==> flow/design.v <==
`timescale 1ns/10ps
module CannyEdge(dAddrRegRow, dAddrRegCol, bWE, bCE, InData, OutData,
	OPMode, bOPEnable, dReadReg, dWriteReg,	tclk, rst_b);
	input 	[2:0]				dAddrRegRow, dAddrRegCol;
	input						bWE, bCE;
	input 	[8-1:0] 	InData;
	output	[8-1:0] 	OutData;
	reg		[8-1:0] 	OutData;
	input 	[2:0]				OPMode;
	input 						bOPEnable;
	input 	[3:0]				dReadReg, dWriteReg;
	input						tclk, rst_b;
	reg 	[8-1:0]	regX[0:24];	 
	reg 	[8-1:0]	regY6;		 
	reg 	[8-1:0]	regZ[0:12];	 
	wire	[5:0]			wIdx = dAddrRegRow*3'd5 + dAddrRegCol;	 
	wire	[8-1:0]	gf[0:24];	 
	reg 	[8-1:0]	Out_gf, Out_gradient, Out_direction, Out_bThres;
	parameter		dThresHigh = 15;
	parameter		dThresLow = 10;
	parameter		dWidth = 200;
	parameter		dHeight = 200;
	reg			[14:0]	tpSum;
	reg			[1:0]	IntSignal;
	reg signed [31:0]	Gx, Gy, fGx, fGy;
	reg signed	[1:0]	dx, dy;
	integer	k;
	assign gf[0] =1;  assign gf[1] =3;  assign gf[2] =4;  assign gf[3] =3;  assign gf[4] =1;
	assign gf[5] =3;  assign gf[6] =7;  assign gf[7] =10; assign gf[8] =7;  assign gf[9] =3;
	assign gf[10]=4;  assign gf[11]=10; assign gf[12]=16; assign gf[13]=10; assign gf[14]=4;
	assign gf[15]=3;  assign gf[16]=7;  assign gf[17]=10; assign gf[18]=7;  assign gf[19]=3;
	assign gf[20]=1;  assign gf[21]=3;  assign gf[22]=4;  assign gf[23]=3;  assign gf[24]=1;
	always @(posedge tclk or negedge rst_b)
	begin
		if(!rst_b) begin
			IntSignal <= 2'b00;
		end
		else if(bCE==1'b0 && bWE==1'b0) 
		begin
			if(dWriteReg == 0)
				regX[wIdx] <= InData;
			else if(dWriteReg == 1) begin
				if(wIdx == 6)
					regY6 <= InData;
			end
			else if(dWriteReg == 2) begin
				if(wIdx <= 12)
					regZ[wIdx] <= InData;
			end
		end
		else if(bCE==1'b0 && bWE==1'b1)
		begin
			if(dReadReg == 0)
				OutData <= Out_gf;
			else if(dReadReg == 1)
				OutData <= Out_gradient;
			else if(dReadReg == 2)
				OutData <= Out_direction;
			else if(dReadReg == 3)
				OutData <= Out_gradient;
			else if(dReadReg == 4)
				OutData <= Out_bThres;
			else
				OutData <= OutData;
		end
		else
		begin
			if(bOPEnable==1'b0)
			begin
				if(OPMode == 0)
				begin
					if(IntSignal == 2'b00)	begin
						tpSum <= (gf[0]*regX[0]+gf[1]*regX[1]+gf[2]*regX[2]+gf[3]*regX[3]+gf[4]*regX[4]+gf[5]*regX[5]+gf[6]*regX[6]+gf[7]*regX[7]+gf[8]*regX[8]+gf[9]*regX[9]+gf[10]*regX[10]+gf[11]*regX[11]+gf[12]*regX[12]+gf[13]*regX[13]+gf[14]*regX[14]+gf[15]*regX[15]+gf[16]*regX[16]+gf[17]*regX[17]+gf[18]*regX[18]+gf[19]*regX[19]+gf[20]*regX[20]+gf[21]*regX[21]+gf[22]*regX[22]+gf[23]*regX[23]+gf[24]*regX[24]);
						IntSignal <= 2'b01;
					end
					else if(IntSignal == 2'b01) begin
						Out_gf <= tpSum >> 7;				 
					end
					else begin
						Out_gf <= Out_gf;
						IntSignal <= IntSignal;
					end
				end
				else if(OPMode == 1)
				begin
					if(IntSignal == 2'b00)	begin
						Gx <= -regX[0]-2*regX[5]-regX[10]+regX[2]+2*regX[7]+regX[12];
						Gy <= +regX[0]+2*regX[1]+regX[2]-regX[10]-2*regX[11]-regX[12];
						IntSignal <= 2'b01;
					end
					else if(IntSignal == 2'b01) begin
						if(Gx >= 0 && Gy >= 0)
							Out_gradient <= (Gx+Gy)/8;
						else if(Gx < 0 && Gy >=0)
							Out_gradient <= (-Gx+Gy)/8;
						else if(Gx >= 0 && Gy < 0)
							Out_gradient <= (Gx-Gy)/8;
						else if(Gx < 0 && Gy < 0)
							Out_gradient <= (-Gx-Gy)/8;
						else
							Out_gradient <= Out_gradient;
						IntSignal <= 2'b10;
					end	
					else if(IntSignal == 2'b10) begin
						if(Gy < 0)
						begin
							fGx <= -Gx;
							fGy <= -Gy;
						end
						else
						begin
							fGx <= Gx;
							fGy <= Gy;
						end
						IntSignal <= 2'b11;
					end
					else if(IntSignal == 2'b11) begin
						if(fGx >=0)
						begin
							if(fGy <= fGx>>1)  
								Out_direction <= 0;
							else if(fGy > fGx>>1 && fGy <= fGx*25/10)  
								Out_direction <= 45;
							else if(fGy > fGx*25/10)
								Out_direction <= 90;
							else
								Out_direction <= Out_direction;
						end
						else  
						begin
							if(fGy <= -fGx>>1)
								Out_direction <= 0;
							else if(fGy > -fGx>>1 && fGy <= -fGx*25/10)
								Out_direction <= 135;
							else if(fGy > -fGx*25/10)
								Out_direction <= 90;
							else
								Out_direction <= Out_direction;
						end
						IntSignal <= IntSignal;
					end
				end
				else if(OPMode == 2)
				begin
					if(IntSignal == 2'b00) begin
						if(regY6 == 0) begin
							dx <= 1;
							dy <= 0;
						end
						else if(regY6 == 45) begin
							dx <= -1;
							dy <= 1;
						end
						else if(regY6 == 90) begin
							dx <= 0;
							dy <= 1;
						end
						else if(regY6 == 135) begin
							dx <= 1;
							dy <= 1;
						end
						else begin
							dx <= 0; 
							dy <= 0; 
						end
						IntSignal <= 2'b01;
					end
					else if(IntSignal == 2'b01) begin
						if(regX[6] < regX[6-5*dy-dx] | regX[6] < regX[6+5*dy+dx])
							regX[6] <= 0;
						IntSignal <= IntSignal;
						Out_gradient <= regX[6];
					end
				end
				else if(OPMode == 3)
				begin
					if(IntSignal == 2'b00) begin
						if(regY6 == 0) begin
							dx <= 1;
							dy <= 0;
						end
						else if(regY6 == 45) begin
							dx <= -1;
							dy <= 1;
						end
						else if(regY6 == 90) begin
							dx <= 0;
							dy <= 1;
						end
						else if(regY6 == 135) begin
							dx <= 1;
							dy <= 1;
						end
						else begin
							dx <= 0; 
							dy <= 0; 
						end
						IntSignal <= 2'b01;
					end	
					else if(IntSignal == 2'b01) begin
						if(regX[6] >= dThresHigh)		 
							Out_bThres <= 1;
						else if(regX[6] <= dThresLow)	 
							Out_bThres <= 0;
						else							 
						begin
							if(regX[6-5*dy-dx] >= dThresHigh || regX[6+5*dy+dx] >= dThresHigh)
								Out_bThres <= 1;
							else if(regZ[6-5*dy-dx] == 1 || regZ[6+5*dy+dx] == 1)
								Out_bThres <= 1;
							else
								Out_bThres <= 0;
						end
						IntSignal <= IntSignal;
					end
				end
			end	
			else  
				IntSignal <= 2'b00;
		end  
	end
endmodule
# ---- Tool chain data of CannyEdge
# What the tools print for CannyEdge, step after step.
# Line numbers count from 1 in the design file above.
# Not given: n/a
dict set report design {
  top_module {CannyEdge}
  clock_port {tclk}
  library {sky130hd}
  pvt_corner {tt_025C_1v80}
}

# ---- Word level
# Source: Yosys, flattened and elaborated. Widths are those after wreduce. Registers that Yosys merges into a memory's read port (data or address) are not register bits. Print and check cells do not count. Equal cells are merged and count once.
dict set report word_totals {
  reg_bits 501
  out_inout_bits 8
}
dict set report op_classes {
  mux 126
  n_eq 136
  n_logic 18
  addsub 51
  n_mul 20
  n_div 2
  cmp 20
  reduce_and_logical 83
}
# op n
set op_table {}
lappend op_table {{8-bit two-way mux} 95}
lappend op_table {{8-bit case mux with 25-bit select} 2}
lappend op_table {{32-bit by 6-bit multiplier with 32-bit output (second input constant)} 2}
lappend op_table {{32-bit by 5-bit divider with 32-bit output (second input constant)} 2}
lappend op_table {{3-bit by 8-bit multiplier with 11-bit output (first input constant)} 8}
lappend op_table {{8-bit case mux with 13-bit select} 2}
lappend op_table {{2-bit by 8-bit multiplier with 10-bit output (first input constant)} 8}
lappend op_table {{5-bit == test (second input constant)} 27}
lappend op_table {{32-bit greater-than comparator} 4}
lappend op_table {{32-bit <= comparator} 4}
lappend op_table {{15-bit by 10-bit adder with 15-bit output} 8}
lappend op_table {{5-bit by 4-bit == test with 1-bit output (second input constant)} 24}
lappend op_table {{7-bit AND reduction} 16}
lappend op_table {{4-bit AND reduction} 26}
lappend op_table {{32-bit by 1-bit >= comparator with 1-bit output (second input constant)} 3}
lappend op_table {{32-bit negator} 3}
lappend op_table {{15-bit by 12-bit adder with 15-bit output} 5}
lappend op_table {{32-bit by 1-bit less-than comparator with 1-bit output (second input constant)} 2}
lappend op_table {{32-bit adder} 2}
lappend op_table {{32-bit subtractor} 2}
lappend op_table {{32-bit by 8-bit adder with 32-bit output} 2}
lappend op_table {{32-bit by 8-bit subtractor with 32-bit output} 2}
lappend op_table {{32-bit two-way mux} 2}
lappend op_table {{15-bit by 11-bit adder with 15-bit output} 4}
lappend op_table {{4-bit == test (second input constant)} 15}
lappend op_table {{5-bit by 3-bit == test with 1-bit output (second input constant)} 12}
lappend op_table {{4-bit by 3-bit == test with 1-bit output (second input constant)} 13}
lappend op_table {{2-bit two-way mux} 20}
# Not listed: further kinds 64, cells in them 141.

# ---- Longest topological paths
# Longest topological path by Yosys (ltp), each cell counted once; first at word level (registers and memories cut), then after technology mapping (sequential cells cut; the memories' decode and read muxes count).
dict set report depth {
  word_depth 35
  abc_area 0
  ltp_mapped 89
}

# ---- After synthesis
# Yosys stat after the flow's synthesis: flattened, memories mapped to cells. It holds for the ABC_AREA given above (unset counts as 0); a run with the other value may have another netlist.
# type n
set by_type {}
lappend by_type {sky130_fd_sc_hd__edfxtp_1 467}
lappend by_type {sky130_fd_sc_hd__fa_1 418}
lappend by_type {sky130_fd_sc_hd__ha_1 667}
lappend by_type {sky130_fd_sc_hd__xnor2_1 326}
lappend by_type {sky130_fd_sc_hd__inv_1 758}
lappend by_type {sky130_fd_sc_hd__nor2_1 501}
lappend by_type {sky130_fd_sc_hd__a21oi_1 321}
lappend by_type {sky130_fd_sc_hd__nand2_1 408}
lappend by_type {sky130_fd_sc_hd__o21ai_0 295}
lappend by_type {sky130_fd_sc_hd__xor2_1 136}
lappend by_type {sky130_fd_sc_hd__nand3_1 163}
lappend by_type {sky130_fd_sc_hd__nand4_1 124}
lappend by_type {sky130_fd_sc_hd__nor3_1 151}
lappend by_type {sky130_fd_sc_hd__a21o_1 99}
lappend by_type {sky130_fd_sc_hd__mux2i_1 67}
lappend by_type {sky130_fd_sc_hd__a221oi_1 64}
lappend by_type {sky130_fd_sc_hd__clkbuf_8 40}
lappend by_type {sky130_fd_sc_hd__nor4_1 78}
# Not listed: further types 154, cells in them 1579.
dict set report synth_totals {
  cells 6662
  seq_area_um2 14144.8
  flip_flops 472
  yosys_area_um2 62326.0
}

# ---- Worst setup path after synthesis
# Path of least setup slack by OpenSTA after synthesis, without wires, with an ideal clock, recovery checks aside; 20% of the period is set as input and as output delay. Where synthesis merged equal registers, the netlist keeps one of their names.
dict set report synth_timing {
  path_type {flip-flop to flip-flop}
  start {register fGx[2]}
  end {register Out_direction[2]}
  stages 81
  path_delay_ps 18163
  n_path_buf 6
  t_first_pin_ps 0
  slack_ps 11837
  tclk_ps 30000
  t_arrival_ps 17901
  synth_period_reached_ps 18163
}
# "path_delay_ps" = arrival - input delay + setup time.
# "stages" counts driving pins, that of a launching flip-flop among them; a cell with two outputs on the path counts twice.
# "synth_period_reached_ps" is the clock period less the worst setup slack; recovery checks do not enter. This is arithmetic on one report: input and output delays are still those of the set period (20% each).
# Between the ends stands the longest chain of elaborated cells between them, by number of cells; it is not shown to be the way that was timed. Of several equally long chains one is given.
# Each line given opens the expression or statement behind the cell; cells for indexed reads and writes are added by Yosys, which also makes memories of some case tables.
# A register here has more assigning lines than the two given.
# The path ends at the data pin of a flip-flop with enable; ways to the enable are not counted.
dict set report synth_between {
  path_cell_list {sky130_fd_sc_hd__edfxtp_1 sky130_fd_sc_hd__inv_1 sky130_fd_sc_hd__ha_1 sky130_fd_sc_hd__inv_1 sky130_fd_sc_hd__fa_1 sky130_fd_sc_hd__inv_1 sky130_fd_sc_hd__ha_1 sky130_fd_sc_hd__ha_1 sky130_fd_sc_hd__fa_1 sky130_fd_sc_hd__a21oi_1 sky130_fd_sc_hd__nor4b_1 sky130_fd_sc_hd__or4b_4 sky130_fd_sc_hd__a21o_1 sky130_fd_sc_hd__or3_1 sky130_fd_sc_hd__or3_4 sky130_fd_sc_hd__or4_4 sky130_fd_sc_hd__buf_6 sky130_fd_sc_hd__nor4_1 [45 not listed] sky130_fd_sc_hd__or3_1 sky130_fd_sc_hd__buf_4 sky130_fd_sc_hd__o31ai_2 sky130_fd_sc_hd__xnor2_1 sky130_fd_sc_hd__ha_1 sky130_fd_sc_hd__nor2b_1 sky130_fd_sc_hd__o21ai_0 sky130_fd_sc_hd__nand2b_1 sky130_fd_sc_hd__a21oi_1 sky130_fd_sc_hd__nor2b_1 sky130_fd_sc_hd__o21ai_0 sky130_fd_sc_hd__nand2b_1 sky130_fd_sc_hd__a21oi_1 sky130_fd_sc_hd__nand2_1 sky130_fd_sc_hd__a2111oi_0 sky130_fd_sc_hd__o211ai_1 sky130_fd_sc_hd__nor2b_1 sky130_fd_sc_hd__or2_2}
  elab_chain_len 8
}
# element line
set synth_rtl {}
lappend synth_rtl {{start, declared} 25} ;# reg signed [31:0] Gx, Gy, fGx, fGy;
lappend synth_rtl {{start, assigned} 107} ;# fGx <= -Gx;
lappend synth_rtl {{start, assigned} 112} ;# fGx <= Gx;
lappend synth_rtl {{32-bit negator} 135} ;# else if(fGy > -fGx*25/10)
lappend synth_rtl {{32-bit by 6-bit multiplier with 32-bit output} 135}
lappend synth_rtl {{32-bit by 5-bit divider with 32-bit output} 135}
lappend synth_rtl {{32-bit greater-than comparator} 135}
lappend synth_rtl {{8-bit two-way mux} 135}
lappend synth_rtl {{8-bit two-way mux} 133} ;# else if(fGy > -fGx>>1 && fGy <= -fGx*25/10)
lappend synth_rtl {{8-bit two-way mux} 131} ;# if(fGy <= -fGx>>1)
lappend synth_rtl {{8-bit two-way mux} 118} ;# if(fGx >=0)
lappend synth_rtl {{end, assigned} 127} ;# Out_direction <= Out_direction;
lappend synth_rtl {{end, assigned} 138} ;# Out_direction <= Out_direction;
lappend synth_rtl {{end, declared} 18} ;# reg [8-1:0] Out_gf, Out_gradient, Out_direction, Out_bThres;

# ---- Timing after layout
# Path of least setup slack in the final report of run 3 (OpenROAD, finished layout, wires in). Where an end is a register, its clock arrival counts in the times.
# The report prints the path's times to 10 ps; the period is as set.
dict set report layout_timing {
  path_type {flip-flop to flip-flop}
  start {register fGx[6]}
  end {register Out_direction[2]}
  slack_ps 11790
  n_path_buf 0
  tclk_ps 36500
  stages 72
  t_arrival_ps 25140
  t_first_pin_ps 670
}
# Between the ends stands the longest chain of elaborated cells between them, by number of cells; it is not shown to be the way that was timed. Of several equally long chains one is given.
# A register here has more assigning lines than the two given.
# The path ends at the data pin of a flip-flop with enable; ways to the enable are not counted.
dict set report layout_between {
  path_cell_list {sky130_fd_sc_hd__edfxtp_1 sky130_fd_sc_hd__inv_1 sky130_fd_sc_hd__ha_1 sky130_fd_sc_hd__and4b_1 sky130_fd_sc_hd__nand4_1 sky130_fd_sc_hd__nor2_1 sky130_fd_sc_hd__nand2_1 sky130_fd_sc_hd__xnor2_1 sky130_fd_sc_hd__inv_1 sky130_fd_sc_hd__ha_1 sky130_fd_sc_hd__inv_1 sky130_fd_sc_hd__fa_1 sky130_fd_sc_hd__inv_1 sky130_fd_sc_hd__ha_1 sky130_fd_sc_hd__ha_1 sky130_fd_sc_hd__a21oi_1 sky130_fd_sc_hd__o21ai_0 sky130_fd_sc_hd__a21o_2 [36 not listed] sky130_fd_sc_hd__mux2i_1 sky130_fd_sc_hd__a22oi_1 sky130_fd_sc_hd__o21ai_0 sky130_fd_sc_hd__a41oi_1 sky130_fd_sc_hd__inv_1 sky130_fd_sc_hd__ha_1 sky130_fd_sc_hd__and3_1 sky130_fd_sc_hd__nand2_1 sky130_fd_sc_hd__o21ai_0 sky130_fd_sc_hd__a41o_2 sky130_fd_sc_hd__ha_1 sky130_fd_sc_hd__nand4_1 sky130_fd_sc_hd__nor4_1 sky130_fd_sc_hd__a21oi_1 sky130_fd_sc_hd__xnor2_1 sky130_fd_sc_hd__a21oi_1 sky130_fd_sc_hd__nor2_1 sky130_fd_sc_hd__or2_2}
  elab_chain_len 8
}
# element line
set layout_rtl {}
lappend layout_rtl {{start, declared} 25} ;# reg signed [31:0] Gx, Gy, fGx, fGy;
lappend layout_rtl {{start, assigned} 107} ;# fGx <= -Gx;
lappend layout_rtl {{start, assigned} 112} ;# fGx <= Gx;
lappend layout_rtl {{32-bit negator} 135} ;# else if(fGy > -fGx*25/10)
lappend layout_rtl {{32-bit by 6-bit multiplier with 32-bit output} 135}
lappend layout_rtl {{32-bit by 5-bit divider with 32-bit output} 135}
lappend layout_rtl {{32-bit greater-than comparator} 135}
lappend layout_rtl {{8-bit two-way mux} 135}
lappend layout_rtl {{8-bit two-way mux} 133} ;# else if(fGy > -fGx>>1 && fGy <= -fGx*25/10)
lappend layout_rtl {{8-bit two-way mux} 131} ;# if(fGy <= -fGx>>1)
lappend layout_rtl {{8-bit two-way mux} 118} ;# if(fGx >=0)
lappend layout_rtl {{end, assigned} 127} ;# Out_direction <= Out_direction;
lappend layout_rtl {{end, assigned} 138} ;# Out_direction <= Out_direction;
lappend layout_rtl {{end, declared} 18} ;# reg [8-1:0] Out_gf, Out_gradient, Out_direction, Out_bThres;

--- measured runs ---
Settings and measured results of 3 stored flow runs for module CannyEdge (sky130hd), not sorted in any way. The constraints put input and output delay at 20% of the set period each and load the outputs with 0.01 pF.
"worst_setup_path_time_ps" = time allowed to the worst setup path (clock period - input delay - output delay, where it has them) - its slack; a late launch clock adds to it, a late capture clock takes from it.
"power_uw" is the tool's figure for a default switching activity; nothing was simulated.
"worst_setup_path_time_ps" is given in steps of 10 ps.

[flow] run 1: files
==> flow/run.sh <==
#!/bin/bash
# the make line also repeats the synthesis and layout settings of config.mk as NAME=value (left out here)
make -C /OpenROAD-flow-scripts/flow DESIGN_CONFIG=/design/flow/config.mk WORK_HOME=/design/flow/orfs CLKGATE_MAP_FILE= finish
==> flow/config.mk <==
export PLATFORM = sky130hd
export DESIGN_NAME = CannyEdge
export DESIGN_NICKNAME = CannyEdge
export VERILOG_FILES = /design/flow/design.v
export SDC_FILE = /design/flow/constraint.sdc
export NUM_CORES = 4
export LEC_CHECK = 0
export ABC_AREA = 1
export CAP_MARGIN = 20
export CORE_ASPECT_RATIO = 1.16
export CORE_MARGIN = 2
export CORE_UTILIZATION = 26
export CTS_CLUSTER_DIAMETER = 100
export CTS_CLUSTER_SIZE = 92
export GPL_ROUTABILITY_DRIVEN = 0
export GPL_TIMING_DRIVEN = 0
export MAX_ROUTING_LAYER = met4
export MIN_ROUTING_LAYER = met2
export SETUP_SLACK_MARGIN = 5.0
export SLEW_MARGIN = 25
==> flow/constraint.sdc <==
create_clock -name core_clock -period 32.8 [get_ports {tclk}]
set_input_delay 6.5600 -clock core_clock [delete_from_list [all_inputs] [get_ports {tclk}]]
set_output_delay 6.5600 -clock core_clock [all_outputs]
set_load 0.01 [all_outputs]

[flow] run 1: no results, routing failed with GRT-0116

[flow] run 2: files
==> flow/run.sh <==
#!/bin/bash
# the make line also repeats the synthesis and layout settings of config.mk as NAME=value (left out here)
make -C /OpenROAD-flow-scripts/flow DESIGN_CONFIG=/design/flow/config.mk WORK_HOME=/design/flow/orfs CLKGATE_MAP_FILE= finish
==> flow/config.mk <==
export PLATFORM = sky130hd
export DESIGN_NAME = CannyEdge
export DESIGN_NICKNAME = CannyEdge
export VERILOG_FILES = /design/flow/design.v
export SDC_FILE = /design/flow/constraint.sdc
export NUM_CORES = 4
export LEC_CHECK = 0
export CAP_MARGIN = 20
export CELL_PAD_IN_SITES_DETAIL_PLACEMENT = 0
export CORE_MARGIN = 2
export CORE_UTILIZATION = 72
export CTS_CLUSTER_SIZE = 54
export GPL_TIMING_DRIVEN = 1
export PLACE_DENSITY_LB_ADDON = 0.3
export SLEW_MARGIN = 20
export TNS_END_PERCENT = 25
==> flow/constraint.sdc <==
create_clock -name core_clock -period 16.6 [get_ports {tclk}]
set_input_delay 3.3200 -clock core_clock [delete_from_list [all_inputs] [get_ports {tclk}]]
set_output_delay 3.3200 -clock core_clock [all_outputs]
set_load 0.01 [all_outputs]

[flow] run 2: no results, routing failed with GRT-0232

[flow] run 3: files
==> flow/run.sh <==
#!/bin/bash
# the make line also repeats the synthesis and layout settings of config.mk as NAME=value (left out here)
make -C /OpenROAD-flow-scripts/flow DESIGN_CONFIG=/design/flow/config.mk WORK_HOME=/design/flow/orfs CLKGATE_MAP_FILE= finish
==> flow/config.mk <==
export PLATFORM = sky130hd
export DESIGN_NAME = CannyEdge
export DESIGN_NICKNAME = CannyEdge
export VERILOG_FILES = /design/flow/design.v
export SDC_FILE = /design/flow/constraint.sdc
export NUM_CORES = 4
export LEC_CHECK = 0
export CAP_MARGIN = 20
export CORE_MARGIN = 5
export CORE_UTILIZATION = 15
export GPL_ROUTABILITY_DRIVEN = 1
export MIN_ROUTING_LAYER = met1
export PLACE_DENSITY_LB_ADDON = 0.07
export SLEW_MARGIN = 20
export TNS_END_PERCENT = 95
==> flow/constraint.sdc <==
create_clock -name core_clock -period 36.5 [get_ports {tclk}]
set_input_delay 7.3000 -clock core_clock [delete_from_list [all_inputs] [get_ports {tclk}]]
set_output_delay 7.3000 -clock core_clock [all_outputs]
set_load 0.01 [all_outputs]

[flow] run 3: metrics
[metrics] finalUtil_frac = 0.174
[metrics] fin_ws_ps = 11787
[metrics] ys_area_um2 = 62326.0
[metrics] total_die_area_um2 = 428501.0
[metrics] power_uw = 2025
[metrics] ws_hold_ps = 424
[metrics] worst_setup_path_time_ps = 24710
[metrics] worstPathKind = flip-flop to flip-flop
--- end ---
